==> flow/design.v <==
`timescale 1ns / 1ps
module alu(
    input [2:0] funct3_in,    
    input [6:0] opcode_in, funct7_in,
    input [31:0] rs1_value_in, mux_result_in,    
    output reg [31:0] alu_result_out, raw_output
);
    localparam  reg_reg     = 7'b0110011,
                immediate   = 7'b0010011;
    always @(*) begin
        alu_result_out = 32'b0;
        case (opcode_in)
            immediate: begin
                case (funct3_in)
                    3'b000: alu_result_out = rs1_value_in + mux_result_in;
                    3'b001: alu_result_out = rs1_value_in << mux_result_in[4:0];
                    3'b010: alu_result_out = ($signed(rs1_value_in) < $signed(mux_result_in)) ? 1 : 0;
                    3'b011: alu_result_out = (rs1_value_in < mux_result_in) ? 1 : 0;
                    3'b100: alu_result_out = rs1_value_in ^ mux_result_in;
                    3'b101: begin
                        if (mux_result_in[11:5] == 0) alu_result_out = rs1_value_in >> mux_result_in[4:0];
                        else alu_result_out = $signed(rs1_value_in) >>> mux_result_in[4:0];
                    end
                    3'b110: alu_result_out = rs1_value_in | mux_result_in;
                    3'b111: alu_result_out = rs1_value_in & mux_result_in;          
                endcase
            end
            reg_reg: begin
                case (funct3_in)
                    3'b000: begin
                        if (funct7_in == 0) alu_result_out = rs1_value_in + mux_result_in;
                        else alu_result_out = rs1_value_in - mux_result_in;
                    end
                    3'b001: alu_result_out = rs1_value_in << mux_result_in[4:0];
                    3'b010: alu_result_out = ($signed(rs1_value_in) < $signed(mux_result_in)) ? 1 : 0;
                    3'b011: alu_result_out = (rs1_value_in < mux_result_in) ? 1 : 0;
                    3'b100: alu_result_out = rs1_value_in ^ mux_result_in;
                    3'b101: begin
                        if (funct7_in == 0) alu_result_out = rs1_value_in >> mux_result_in[4:0];
                        else alu_result_out = $signed(rs1_value_in) >>> mux_result_in[4:0];
                    end
                    3'b110: alu_result_out = rs1_value_in | mux_result_in;
                    3'b111: alu_result_out = rs1_value_in & mux_result_in;
                endcase             
            end
            default: begin
                alu_result_out = 32'b0;
            end
        endcase
        raw_output = alu_result_out;
    end        
endmodule
`timescale 1ns / 1ps
module decoder(
    input [31:0] instruction,
    output reg imm_sel_out, write_enable_out,
    output reg [2:0] funct3_out,
    output reg [4:0] rd_sel_out, rs1_sel_out, rs2_sel_out,
    output reg [6:0] funct7_out, opcode_out,
    output reg [11:0] imm_value_out
);
    localparam  reg_reg         = 7'b0110011,
                immediate       = 7'b0010011,
                upper_immediate = 7'b0110111,
                store           = 7'b0100011,
                branch          = 7'b1100011,
                jump            = 7'b1101111;
   always @(*) begin
        opcode_out = instruction[6:0];
        funct7_out = instruction[31:25];
        rs2_sel_out = instruction[24:20];
        rs1_sel_out = instruction[19:15];
        funct3_out = instruction[14:12];
        rd_sel_out = instruction[11:7];
        imm_value_out = instruction[31:20];
        imm_sel_out = 0;
        write_enable_out = 0;
        case (opcode_out)
            immediate: begin
                imm_sel_out = 1;
                write_enable_out = 1;             
            end
            reg_reg: begin
                imm_sel_out = 0;
                write_enable_out = 1;
            end
            default: begin
                imm_sel_out = 0;
                write_enable_out = 0;
            end
        endcase
   end
endmodule
`timescale 1ns / 1ps
module mux_alu(
    input imm_sel_in,
    input [11:0] imm_value_in,
    input [31:0] rs2_value_in,
    output [31:0] mux_result_out,
    output [11:0] trace_imm    
);
    assign mux_result_out = (imm_sel_in) ? {{20{imm_value_in[11]}}, imm_value_in} : rs2_value_in;
    assign trace_imm = imm_value_in;
endmodule
`timescale 1ns / 1ps
module raw_handler(
    input clk,
    input write_enable_in, write_enable_in_2,
    input [4:0] rs1_sel_in, rs2_sel_in, rd_write_back_in, rd_write_back_in_2,
    input [31:0] rs1_value_in, rs2_value_in, rd_value_in, rd_wb_value_2,
    output reg [4:0] get_rs1, get_rs2,
    output reg [31:0] rs1_value_out, rs2_value_out    
);
    always @(*) begin
        get_rs1 = rs1_sel_in;
        get_rs2 = rs2_sel_in;
        if (write_enable_in && rd_write_back_in != 5'b00000 && rs1_sel_in == rd_write_back_in) begin
            rs1_value_out = rd_value_in;
        end
        else if (write_enable_in_2 && rd_write_back_in_2 != 5'b00000 && rs1_sel_in == rd_write_back_in_2) begin
            rs1_value_out = rd_wb_value_2;
        end
        else begin
            rs1_value_out = rs1_value_in;
        end
        if (write_enable_in && rd_write_back_in != 5'b00000 && rs2_sel_in == rd_write_back_in) begin
            rs2_value_out = rd_value_in;
        end
        else if (write_enable_in_2 && rd_write_back_in_2 != 5'b00000 && rs2_sel_in == rd_write_back_in_2) begin
            rs2_value_out = rd_wb_value_2;
        end        
        else begin
            rs2_value_out = rs2_value_in;
        end
    end
endmodule
`timescale 1ns / 1ps
module register_file(
    input clk, write_enable_in,
    input [4:0] rd_sel_in, rs1_sel_in, rs2_sel_in,
    input [31:0] write_data_in,
    output reg [31:0] rs1_value_out, rs2_value_out,
    output reg [4:0] trace_rd, trace_rs1, trace_rs2,
    output reg [31:0] trace_write_in
);
    reg [31:0] registers [0:31];
    always @(*) begin
        rs1_value_out = (rs1_sel_in == 5'b00000) ? 32'b0 : registers[rs1_sel_in];
        rs2_value_out = (rs2_sel_in == 5'b00000) ? 32'b0 : registers[rs2_sel_in];
    end
    always @(posedge clk) begin
        if (write_enable_in && rd_sel_in != 5'b00000) begin
            registers[rd_sel_in] <= write_data_in;
        end   
        trace_rd <= rd_sel_in;
        trace_rs1 <= rs1_sel_in;
        trace_rs2 <= rs2_sel_in;
        trace_write_in <= write_data_in;   
    end
endmodule
`timescale 1ns / 1ps
module pipeline_reg_alu(
    input clk,
    input write_enable_in,
    input [4:0] rd_sel_in,
    input [31:0] alu_result_in,
    output reg write_enable_out,
    output reg [4:0] rd_sel_out, rd_write_back_2,
    output reg [31:0] alu_result_out, rd_wb_value_2
);
    always @(posedge clk) begin
        rd_sel_out <= rd_sel_in;
        alu_result_out <= alu_result_in;
        write_enable_out <= write_enable_in;
        rd_write_back_2 <= rd_sel_in;
        rd_wb_value_2 <= alu_result_in;                        
    end
endmodule
`timescale 1ns / 1ps
module pipeline_reg_decoder(
    input clk,
    input write_enable_in,
    input [31:0] mux_result_in, rs1_value_in,
    input [6:0] opcode_in, funct7_in,
    input [4:0] rd_sel_in,
    input [2:0] funct3_in,
    output reg write_enable_out,
    output reg [31:0] mux_result_out, rs1_value_out,
    output reg [6:0] opcode_out, funct7_out,
    output reg [4:0] rd_sel_out, raw_rd,
    output reg [2:0] funct3_out
);
    always @(posedge clk) begin
        write_enable_out <= write_enable_in;
        mux_result_out <= mux_result_in;
        rs1_value_out <= rs1_value_in;
        opcode_out <= opcode_in;
        funct7_out <= funct7_in;
        rd_sel_out <= rd_sel_in;
        funct3_out <= funct3_in;
        raw_rd <= rd_sel_in;  
    end
endmodule
`timescale 1ns / 1ps
module pipeline_reg_instruction(
    input clk,
    input [31:0] instruction_in,
    output reg [31:0] instruction_out,
    output reg [31:0] trace_instruction
);
    always @(posedge clk) begin
        instruction_out <= instruction_in;
        trace_instruction <= instruction_in;
    end
endmodule
`timescale 1ns / 1ps
module program_counter(
    input clk, rst_n,
    output reg [31:0] program_count
);
    always @(posedge clk) begin
        if (!rst_n) begin
            program_count <= 0;
        end
        else begin
            program_count <= program_count + 4;
        end
    end
endmodule
`timescale 1ns / 1ps
module cpu(
    input rst_n, clk,
    input [31:0] imem_insn,
    output [31:0] imem_addr,
    output [31:0] trace_instruction, trace_rd_value,
    output [11:0] trace_imm,
    output [4:0] trace_rd, trace_rs1, trace_rs2
);
    wire        imm_sel,
                write_enable,
                write_enable_reg,
                write_enable_alu;
    wire [31:0] instruction_reg,
                mux_result,
                mux_result_reg,
                rs1_value,
                rs1_value_reg,
                rs2_value,
                rs2_value_reg,
                alu_result,
                alu_result_reg,
                rd_wb_value,
                rd_wb_value_2,
                raw_rs1_value,
                raw_rs2_value;
    wire [11:0] imm_value;
    wire [6:0]  funct7,
                funct7_reg,
                opcode,
                opcode_reg;
    wire [4:0]  rd_sel,
                rd_sel_reg,
                rd_sel_wb,
                rd_write_back,
                rd_write_back_2,
                rs1_sel,
                rs1_sel_reg,
                rs2_sel,
                rs2_sel_reg,
                get_rs1,
                get_rs2;                
    wire [2:0]  funct3,
                funct3_reg;    
    pipeline_reg_instruction pri(
        .clk(clk),
        .instruction_in(imem_insn),
        .instruction_out(instruction_reg),
        .trace_instruction(trace_instruction)
    );
    pipeline_reg_decoder prd(
        .clk(clk),
        .write_enable_in(write_enable),
        .mux_result_in(mux_result),
        .rs1_value_in(raw_rs1_value),
        .opcode_in(opcode),
        .funct7_in(funct7),
        .rd_sel_in(rd_sel),
        .funct3_in(funct3),
        .write_enable_out(write_enable_reg),
        .mux_result_out(mux_result_reg),
        .rs1_value_out(rs1_value_reg),
        .opcode_out(opcode_reg),
        .funct7_out(funct7_reg),
        .rd_sel_out(rd_sel_reg),
        .funct3_out(funct3_reg),
        .raw_rd(rd_write_back)
    );
    pipeline_reg_alu pra(
        .clk(clk),
        .write_enable_in(write_enable_reg),
        .rd_sel_in(rd_sel_reg),
        .alu_result_in(alu_result),
        .write_enable_out(write_enable_alu),
        .rd_sel_out(rd_sel_wb),
        .alu_result_out(alu_result_reg),
        .rd_write_back_2(rd_write_back_2),
        .rd_wb_value_2(rd_wb_value_2)
    );
    program_counter pc(
        .clk(clk),
        .rst_n(rst_n),
        .program_count(imem_addr)
    );
    decoder dcr(
        .instruction(instruction_reg),
        .funct3_out(funct3),
        .funct7_out(funct7),
        .rd_sel_out(rd_sel),
        .rs1_sel_out(rs1_sel),
        .rs2_sel_out(rs2_sel),
        .imm_value_out(imm_value),
        .opcode_out(opcode),
        .imm_sel_out(imm_sel),
        .write_enable_out(write_enable)
    );
    mux_alu mux(
        .imm_sel_in(imm_sel),
        .imm_value_in(imm_value),
        .rs2_value_in(raw_rs2_value),
        .mux_result_out(mux_result),
        .trace_imm(trace_imm)
    );
    alu alu(
        .opcode_in(opcode_reg),
        .funct3_in(funct3_reg),
        .funct7_in(funct7_reg),
        .rs1_value_in(rs1_value_reg),
        .mux_result_in(mux_result_reg),
        .alu_result_out(alu_result),
        .raw_output(rd_wb_value)
    );
    raw_handler rwh(
        .clk(clk),
        .write_enable_in(write_enable_reg),
        .write_enable_in_2(write_enable_alu),
        .rs1_sel_in(rs1_sel),
        .rs2_sel_in(rs2_sel),
        .rd_write_back_in(rd_write_back),
        .rd_write_back_in_2(rd_write_back_2),
        .rs1_value_in(rs1_value),
        .rs2_value_in(rs2_value),
        .rd_value_in(rd_wb_value),
        .rd_wb_value_2(rd_wb_value_2),
        .get_rs1(get_rs1),
        .get_rs2(get_rs2),
        .rs1_value_out(raw_rs1_value),
        .rs2_value_out(raw_rs2_value)
    );
    register_file rgf(
        .clk(clk),
        .write_enable_in(write_enable_alu),
        .rd_sel_in(rd_sel_wb),
        .rs1_sel_in(get_rs1),
        .rs2_sel_in(get_rs2),
        .write_data_in(alu_result_reg),
        .rs1_value_out(rs1_value),
        .rs2_value_out(rs2_value),
        .trace_rd(trace_rd),
        .trace_rs1(trace_rs1),
        .trace_rs2(trace_rs2),
        .trace_write_in(trace_rd_value) 
    );
endmodule
# [Step by step through the tools: cpu]
# Module cpu before and after one edit of its RTL, step after step.
# Lines under "orig" count in the file above, lines under "edited" in the edited file.
# "delta": "edited" minus "orig" as printed here.
# Operators carry their Yosys type and port widths (W data, S select, Z words).
# Library cell names are shortened.
# The mark n/a stands for no value.
[design] design="cpu" clock_port="clk" library="sky130hd" pvt_corner="tt_025C_1v80"

# [Diff]
# Unified diff, file above to edited file.
# A script made this edit. It changes what the design does and was not meant as an optimisation.
# begin of diff
@@ -100,5 +100,5 @@
     output [11:0] trace_imm    
 );
-    assign mux_result_out = (imm_sel_in) ? {{20{imm_value_in[11]}}, imm_value_in} : rs2_value_in;
+    assign mux_result_out = {{20{imm_value_in[11]}}, imm_value_in};
     assign trace_imm = imm_value_in;
 endmodule
# end of diff

# [After elaboration]
# Source: Yosys, flattened and elaborated, memories not mapped. Widths are those after wreduce; folded enables and synchronous resets count as part of the registers. Print and check cells do not count.
# Yosys's memory passes give these memory sizes; they may raise the number of words (mostly to a power of two), join words into wider ones and drop unused or constant bits.
[bits] item="input_bits" orig=34 edited=34 delta=0
[bits] item="output_inout_bits" orig=123 edited=123 delta=0
[bits] item="wordCells" orig=77 edited=67 delta=-10
[bits] item="memories" orig=1 edited=1 delta=0
[bits] item="latchBits" orig=0 edited=0 delta=0
[bits] item="rom_bits" orig=0 edited=0 delta=0
[bits] item="ram_bits" orig=1024 edited=1024 delta=0
[bits] item="regBits" orig=236 edited=216 delta=-20
[bits] item="clocked_rd_ports_x_width" orig=64 edited=32 delta=-32
[op_classes] item="logic" orig=3 edited=3 delta=0
[op_classes] item="shift" orig=3 edited=3 delta=0
[op_classes] item="div" orig=0 edited=0 delta=0
[op_classes] item="eq_ne" orig=15 edited=13 delta=-2
[op_classes] item="n_cmp" orig=2 edited=2 delta=0
[op_classes] item="multipliers" orig=0 edited=0 delta=0
[op_classes] item="reduce_and_logical" orig=14 edited=11 delta=-3
[op_classes] item="addsub" orig=3 edited=3 delta=0
[op_classes] item="mux" orig=20 edited=15 delta=-5
[mem_list] item="memory_list" orig="rgf.registers 32x32 r2 w1" edited="rgf.registers 32x32 r1 w1"
[op_table] operator="$mux W32" orig=11 edited=7 delta=-4
[op_table] operator="$logic_and A1 B1 Y1" orig=6 edited=4 delta=-2
[op_table] operator="$eq A5 B5 Y1" orig=4 edited=2 delta=-2
[op_table] operator="$mux W1" orig=5 edited=4 delta=-1
[op_table] operator="$logic_not A5 Y1" orig=2 edited=1 delta=-1
[op_table] operator="$lt A32 B32 Y1" orig=2 edited=1 delta=-1
[op_table] operator="$lt A32 B12 Y1" orig=0 edited=1 delta=1
# Operator kinds equal on both sides are left out: 21.

# [Logic depth]
# Yosys ltp: most cells in a row. Word level: on the elaborated netlist, between registers, memories and ports. Mapped: between sequential cells and ports; inverters and the memories' decode and read muxes count.
[depth] item="ltp_word" orig=6 edited=5 delta=-1
[depth] item="ABC_AREA" orig="0" edited="0"
[depth] item="ltp_mapped" orig=15 edited=14 delta=-1
[depth] item="mapped_depth_nobuf" orig=14 edited=13 delta=-1

# [Netlist]
# Source: synth_stat.txt of the flow (Yosys; design flattened, memories mapped). It holds for the ABC_AREA given above (unset counts as 0); a run with the other value may have another netlist.
[synth_totals] item="buf_cells" orig=373 edited=250 delta=-123
[synth_totals] item="stdcells" orig=4725 edited=3732 delta=-993
[synth_totals] item="seqArea_mm2" orig=0.035434 edited=0.0347934 delta=-0.0006406
[synth_totals] item="flip_flops" orig=1258 edited=1226 delta=-32
[synth_totals] item="synth_area_mm2" orig=0.0641065 edited=0.0542408 delta=-0.0098657
[by_type] type="mux2i_1" orig=431 edited=201 delta=-230
[by_type] type="mux4_2" orig=376 edited=196 delta=-180
[by_type] type="a221oi_1" orig=171 edited=72 delta=-99
[by_type] type="nor2_1" orig=327 edited=234 delta=-93
[by_type] type="a22oi_1" orig=99 edited=41 delta=-58
[by_type] type="a21oi_1" orig=246 edited=192 delta=-54
[by_type] type="clkbuf_1" orig=202 edited=148 delta=-54
[by_type] type="o21ai_0" orig=236 edited=201 delta=-35
[by_type] type="inv_1" orig=113 edited=80 delta=-33
[by_type] type="dfxtp_1" orig=234 edited=202 delta=-32
[by_type] type="nand2_1" orig=233 edited=201 delta=-32
[by_type] type="buf_1" orig=52 edited=24 delta=-28
[by_type] type="xnor2_1" orig=53 edited=26 delta=-27
[by_type] type="buf_2" orig=76 edited=50 delta=-26
[by_type] type="o211ai_1" orig=46 edited=31 delta=-15
[by_type] type="buf_4" orig=41 edited=26 delta=-15
[by_type] type="mux2_2" orig=68 edited=82 delta=14
[by_type] type="o31ai_1" orig=25 edited=11 delta=-14
# Cell types equal on both sides are left out: 14.
# The list need not be complete.
# By module: a second synthesis without flattening, with its own total; a netlist apart from the flattened one above.
[hier_totals] item="hier_cells" orig=4901 edited=4895 delta=-6
[hier_totals] item="area_unflattened_mm2" orig=0.0666577 edited=0.0663461 delta=-0.0003116
# Each row is one instance without its submodules.
[by_module_orig] mod="register_file" n_inst=1 mod_area_mm2=0.0488456 seq_area_mm2=0.0316904 cells=2611
[by_module_orig] mod="alu" n_inst=1 mod_area_mm2=0.0093014 seq_area_mm2=0 cells=1429
[by_module_orig] mod="raw_handler" n_inst=1 mod_area_mm2=0.0023197 seq_area_mm2=0 cells=365
[by_module_orig] mod="pipeline_reg_decoder" n_inst=1 mod_area_mm2=0.0017792 seq_area_mm2=0.0017417 cells=92
[by_module_orig] mod="program_counter" n_inst=1 mod_area_mm2=0.0014739 seq_area_mm2=0.0006006 cells=168
[by_module_orig] mod="pipeline_reg_alu" n_inst=1 mod_area_mm2=0.0010385 seq_area_mm2=0.0007607 cells=75
[by_module_orig] mod="pipeline_reg_instruction" n_inst=1 mod_area_mm2=0.0008808 seq_area_mm2=0.0006406 cells=64
[by_module_orig] mod="mux_alu" n_inst=1 mod_area_mm2=0.0006419 seq_area_mm2=0 cells=50
[by_module_orig] mod="decoder" n_inst=1 mod_area_mm2=0.0003766 seq_area_mm2=0 cells=47
[by_module_orig] mod="cpu" n_inst=1 mod_area_mm2=0 seq_area_mm2=0 cells=0
[by_module_edited] mod="register_file" n_inst=1 mod_area_mm2=0.0488456 seq_area_mm2=0.0316904 cells=2611
[by_module_edited] mod="alu" n_inst=1 mod_area_mm2=0.0093014 seq_area_mm2=0 cells=1429
[by_module_edited] mod="raw_handler" n_inst=1 mod_area_mm2=0.0023197 seq_area_mm2=0 cells=365
[by_module_edited] mod="pipeline_reg_decoder" n_inst=1 mod_area_mm2=0.0017792 seq_area_mm2=0.0017417 cells=92
[by_module_edited] mod="program_counter" n_inst=1 mod_area_mm2=0.0014739 seq_area_mm2=0.0006006 cells=168
[by_module_edited] mod="pipeline_reg_alu" n_inst=1 mod_area_mm2=0.0010385 seq_area_mm2=0.0007607 cells=75
[by_module_edited] mod="pipeline_reg_instruction" n_inst=1 mod_area_mm2=0.0008808 seq_area_mm2=0.0006406 cells=64
[by_module_edited] mod="decoder" n_inst=1 mod_area_mm2=0.0003766 seq_area_mm2=0 cells=47
[by_module_edited] mod="mux_alu" n_inst=1 mod_area_mm2=0.0003303 seq_area_mm2=0 cells=44
[by_module_edited] mod="cpu" n_inst=1 mod_area_mm2=0 seq_area_mm2=0 cells=0

# [Worst setup path after synthesis]
# Source: OpenSTA report_checks on the synthesized netlist (no wires, ideal clock, input and output delay 20% of the period each), path of least setup slack; recovery checks are left aside. Register names are those of the netlist, which keeps one name where synthesis merged equal registers.
[synth_timing] item="path_kind" orig="register to register" edited="register to register"
[synth_timing] item="start" orig="reg prd.mux_result_out[2]" edited="reg prd.mux_result_out[11]"
[synth_timing] item="end" orig="reg prd.mux_result_out[30]" edited="reg prd.rs1_value_out[30]"
[synth_timing] item="t_required_ns" orig=4.921 edited=4.866 delta=-0.055
[synth_timing] item="path_buffers" orig=3 edited=1 delta=-2
[synth_timing] item="delay_ns" orig=3.898 edited=4.076 delta=0.178
[synth_timing] item="setup_time_ns" orig=0.079 edited=0.134 delta=0.055
[synth_timing] item="setup_slack_ns" orig=1.102 edited=0.924 delta=-0.178
[synth_timing] item="driving_pins" orig=16 edited=13 delta=-3
[synth_timing] item="clock_period_ns" orig=5.0 edited=5.0 delta=0.0
[synth_timing] item="t_first_pin_ns" orig=0.000 edited=0.000 delta=0.000
[synth_timing] item="arrival_ns" orig=3.819 edited=3.942 delta=0.123
[synth_timing] item="synth_period_reached_ns" orig=3.898 edited=4.076 delta=0.178
# "delay_ns" is the arrival time less input delay plus setup time.
# "driving_pins": output pins that drive a net of the path, with the launching flip-flop's if there is one; two outputs of one cell count as two.
# "synth_period_reached_ns" = period - worst setup slack (recovery checks aside). The figure is calculated, with input and output delays left at 20% of the set period.
# The rows between start and end are the longest chain of elaborated cells between them; the timing report does not say that the signal goes this way. Where chains are equally long, one stands for them.
# A line is the first line of the expression or statement that the cell stems from. Yosys adds cells for indexed reads and writes and turns some case tables into memories.
[synth_via_orig] cell_sequence="dfxtp_1 > inv_1 > buf_1 > clkbuf_1 > buf_1 > ha_1 > a211oi_1 > o211ai_1 > a41oi_2 > o311a_1 > o21bai_1 > a311oi_1 > xnor2_1 > a221oi_1 > or3_1 > o211ai_1" elab_chain_len=6 cells_between=13 cone_classes="add/sub: 2; shift: 3; mux: 8"
[synth_rtl_orig] item="start, declared" line=188 source="output reg [31:0] mux_result_out, rs1_value_out,"
[synth_rtl_orig] item="start, assigned" line=195 source="mux_result_out <= mux_result_in;"
[synth_rtl_orig] item="$sub A32 B32 Y32" line=32 source="else alu_result_out = rs1_value_in - mux_result_in;"
[synth_rtl_orig] item="$mux W32" line=31 source="if (funct7_in == 0) alu_result_out = rs1_value_in + mux_result_in;"
[synth_rtl_orig] item="$pmux W32 S8" line=29 source="case (funct3_in)"
[synth_rtl_orig] item="$pmux W32 S2" line=12 source="case (opcode_in)"
[synth_rtl_orig] item="$mux W32" line=126 source="if (write_enable_in && rd_write_back_in != 5'b00000 && rs2_sel_in == rd_write_back_in) begin"
[synth_rtl_orig] item="$mux W32" line=102 source="assign mux_result_out = (imm_sel_in) ? {{20{imm_value_in[11]}}, imm_value_in} : rs2_value_in;"
[synth_rtl_orig] item="end, assigned" line=195
[synth_rtl_orig] item="end, declared" line=188
[synth_via_edited] cell_sequence="dfxtp_1 > inv_1 > ha_1 > clkbuf_1 > a21o_1 > a31o_2 > a211o_1 > o31a_1 > a21oi_1 > o21ai_0 > mux2_2 > a2111oi_2 > o22ai_1" elab_chain_len=5 cells_between=12 cone_classes="add/sub: 2; mux: 6; logic: 3; reduce/logical: 1"
[synth_rtl_edited] item="start, declared" line=188 source="output reg [31:0] mux_result_out, rs1_value_out,"
[synth_rtl_edited] item="start, assigned" line=195 source="mux_result_out <= mux_result_in;"
[synth_rtl_edited] item="$sub A32 B32 Y32" line=32 source="else alu_result_out = rs1_value_in - mux_result_in;"
[synth_rtl_edited] item="$mux W32" line=31 source="if (funct7_in == 0) alu_result_out = rs1_value_in + mux_result_in;"
[synth_rtl_edited] item="$pmux W32 S8" line=29 source="case (funct3_in)"
[synth_rtl_edited] item="$pmux W32 S2" line=12 source="case (opcode_in)"
[synth_rtl_edited] item="$mux W32" line=117 source="if (write_enable_in && rd_write_back_in != 5'b00000 && rs1_sel_in == rd_write_back_in) begin"
[synth_rtl_edited] item="end, assigned" line=196 source="rs1_value_out <= rs1_value_in;"
[synth_rtl_edited] item="end, declared" line=188

# [Path in the finished layout]
# Path of least setup slack in the final report of the runs of set A (OpenROAD, finished layout, wires in). Where an end is a register, its clock arrival counts in the times.
[layout_timing] item="path_kind" orig="register to register" edited="register to register"
[layout_timing] item="start" orig="reg prd.mux_result_out[0]" edited="reg prd.mux_result_out[11]"
[layout_timing] item="end" orig="reg prd.rs1_value_out[3]" edited="reg prd.rs1_value_out[0]"
[layout_timing] item="setup_slack_ns" orig=0.48 edited=0.45 delta=-0.03
[layout_timing] item="setup_time_ns" orig=0.18 edited=0.14 delta=-0.04
[layout_timing] item="driving_pins" orig=13 edited=12 delta=-1
[layout_timing] item="clock_period_ns" orig=4.74 edited=4.74 delta=0.00
[layout_timing] item="t_required_ns" orig=5.33 edited=5.34 delta=0.01
[layout_timing] item="path_buffers" orig=2 edited=1 delta=-1
[layout_timing] item="arrival_ns" orig=4.85 edited=4.90 delta=0.05
[layout_timing] item="t_first_pin_ns" orig=0.77 edited=0.74 delta=-0.03
# The rows between start and end are the longest chain of elaborated cells between them; the timing report does not say that the signal goes this way. Where chains are equally long, one stands for them.
[layout_via_orig] cell_sequence="dfxtp_2 > buf_4 > inv_2 > buf_12 > mux2i_1 > nor2_1 > a21oi_1 > a21oi_1 > o221ai_1 > a21oi_1 > o21ai_0 > nor2_1 > a31oi_1" elab_chain_len=5 cells_between=12 cone_classes="add/sub: 2; shift: 3; mux: 7"
[layout_rtl_orig] item="start, declared" line=188 source="output reg [31:0] mux_result_out, rs1_value_out,"
[layout_rtl_orig] item="start, assigned" line=195 source="mux_result_out <= mux_result_in;"
[layout_rtl_orig] item="$sub A32 B32 Y32" line=32 source="else alu_result_out = rs1_value_in - mux_result_in;"
[layout_rtl_orig] item="$mux W32" line=31 source="if (funct7_in == 0) alu_result_out = rs1_value_in + mux_result_in;"
[layout_rtl_orig] item="$pmux W32 S8" line=29 source="case (funct3_in)"
[layout_rtl_orig] item="$pmux W32 S2" line=12 source="case (opcode_in)"
[layout_rtl_orig] item="$mux W32" line=117 source="if (write_enable_in && rd_write_back_in != 5'b00000 && rs1_sel_in == rd_write_back_in) begin"
[layout_rtl_orig] item="end, assigned" line=196 source="rs1_value_out <= rs1_value_in;"
[layout_rtl_orig] item="end, declared" line=188
# Some nets on the timed path still bear RTL names; the line given drives or declares the net.
[layout_named_nets_orig] signal="alu.alu_result_out[3]" line=12
[layout_via_edited] cell_sequence="dfxtp_1 > inv_1 > ha_1 > buf_4 > nor3_1 > nand3_1 > nand4b_1 > a211o_1 > a211oi_1 > or4b_1 > a21oi_1 > o21a_1" elab_chain_len=5 cells_between=10 cone_classes="compare: 2; mux: 7; reduce/logical: 1"
[layout_rtl_edited] item="start, declared" line=188 source="output reg [31:0] mux_result_out, rs1_value_out,"
[layout_rtl_edited] item="start, assigned" line=195 source="mux_result_out <= mux_result_in;"
[layout_rtl_edited] item="$lt A32 B32 Y1" line=36 source="3'b011: alu_result_out = (rs1_value_in < mux_result_in) ? 1 : 0;"
[layout_rtl_edited] item="$mux W1" line=36
[layout_rtl_edited] item="$pmux W32 S8" line=29 source="case (funct3_in)"
[layout_rtl_edited] item="$pmux W32 S2" line=12 source="case (opcode_in)"
[layout_rtl_edited] item="$mux W32" line=117 source="if (write_enable_in && rd_write_back_in != 5'b00000 && rs1_sel_in == rd_write_back_in) begin"
[layout_rtl_edited] item="end, assigned" line=196 source="rs1_value_out <= rs1_value_in;"
[layout_rtl_edited] item="end, declared" line=188
[layout_named_nets_edited] signal="alu.alu_result_out[0]" line=12

# [Flow runs]
# Runs of the flow (Yosys, OpenROAD) on both versions; the two runs of a pair have the same settings. The constraints put input and output delay at 20% of the set period each and load the outputs with 0.01 pF.
[settings_set_A] CORE_UTILIZATION=50 period_ns=4.74 CAP_MARGIN=20 CORE_MARGIN=2 SLEW_MARGIN=20
[measured_set_A] item="totalPower_w" orig=0.027381 edited=0.025088 delta=-0.002293
[measured_set_A] item="setup_ws_ns" orig=0.481 edited=0.447 delta=-0.034
[measured_set_A] item="finish.stdcell_area_mm2" orig=0.0737057 edited=0.0627339 delta=-0.0109718
[measured_set_A] item="yosys_chip_area_mm2" orig=0.0641065 edited=0.0542408 delta=-0.0098657
[measured_set_A] item="finalUtil_frac" orig=0.579 edited=0.584 delta=0.005
[measured_set_A] item="hold_ws_ns" orig=0.356 edited=0.352 delta=-0.004
[measured_set_A] item="die_area_mm2" orig=0.131095 edited=0.111132 delta=-0.019963
[settings_set_B] CORE_UTILIZATION=63 CTS_CLUSTER_SIZE=60 GPL_TIMING_DRIVEN=1 PLACE_DENSITY_LB_ADDON=0.16 SETUP_SLACK_MARGIN=1.38 TNS_END_PERCENT=25 period_ns=7.13 CAP_MARGIN=20 CORE_MARGIN=2 SLEW_MARGIN=20
[measured_set_B] item="totalPower_w" orig=0.017717 edited=0.016467 delta=-0.001250
[measured_set_B] item="setup_ws_ns" orig=2.575 edited=1.876 delta=-0.699
[measured_set_B] item="finish.stdcell_area_mm2" orig=0.0716087 edited=0.0611924 delta=-0.0104163
[measured_set_B] item="yosys_chip_area_mm2" orig=0.0641065 edited=0.0542408 delta=-0.0098657
[measured_set_B] item="finalUtil_frac" orig=0.707 edited=0.718 delta=0.011
[measured_set_B] item="hold_ws_ns" orig=0.353 edited=0.356 delta=0.003
[measured_set_B] item="die_area_mm2" orig=0.104323 edited=0.0884587 delta=-0.0158643
# "totalPower_w" is the tool's figure for a default switching activity; nothing was simulated.
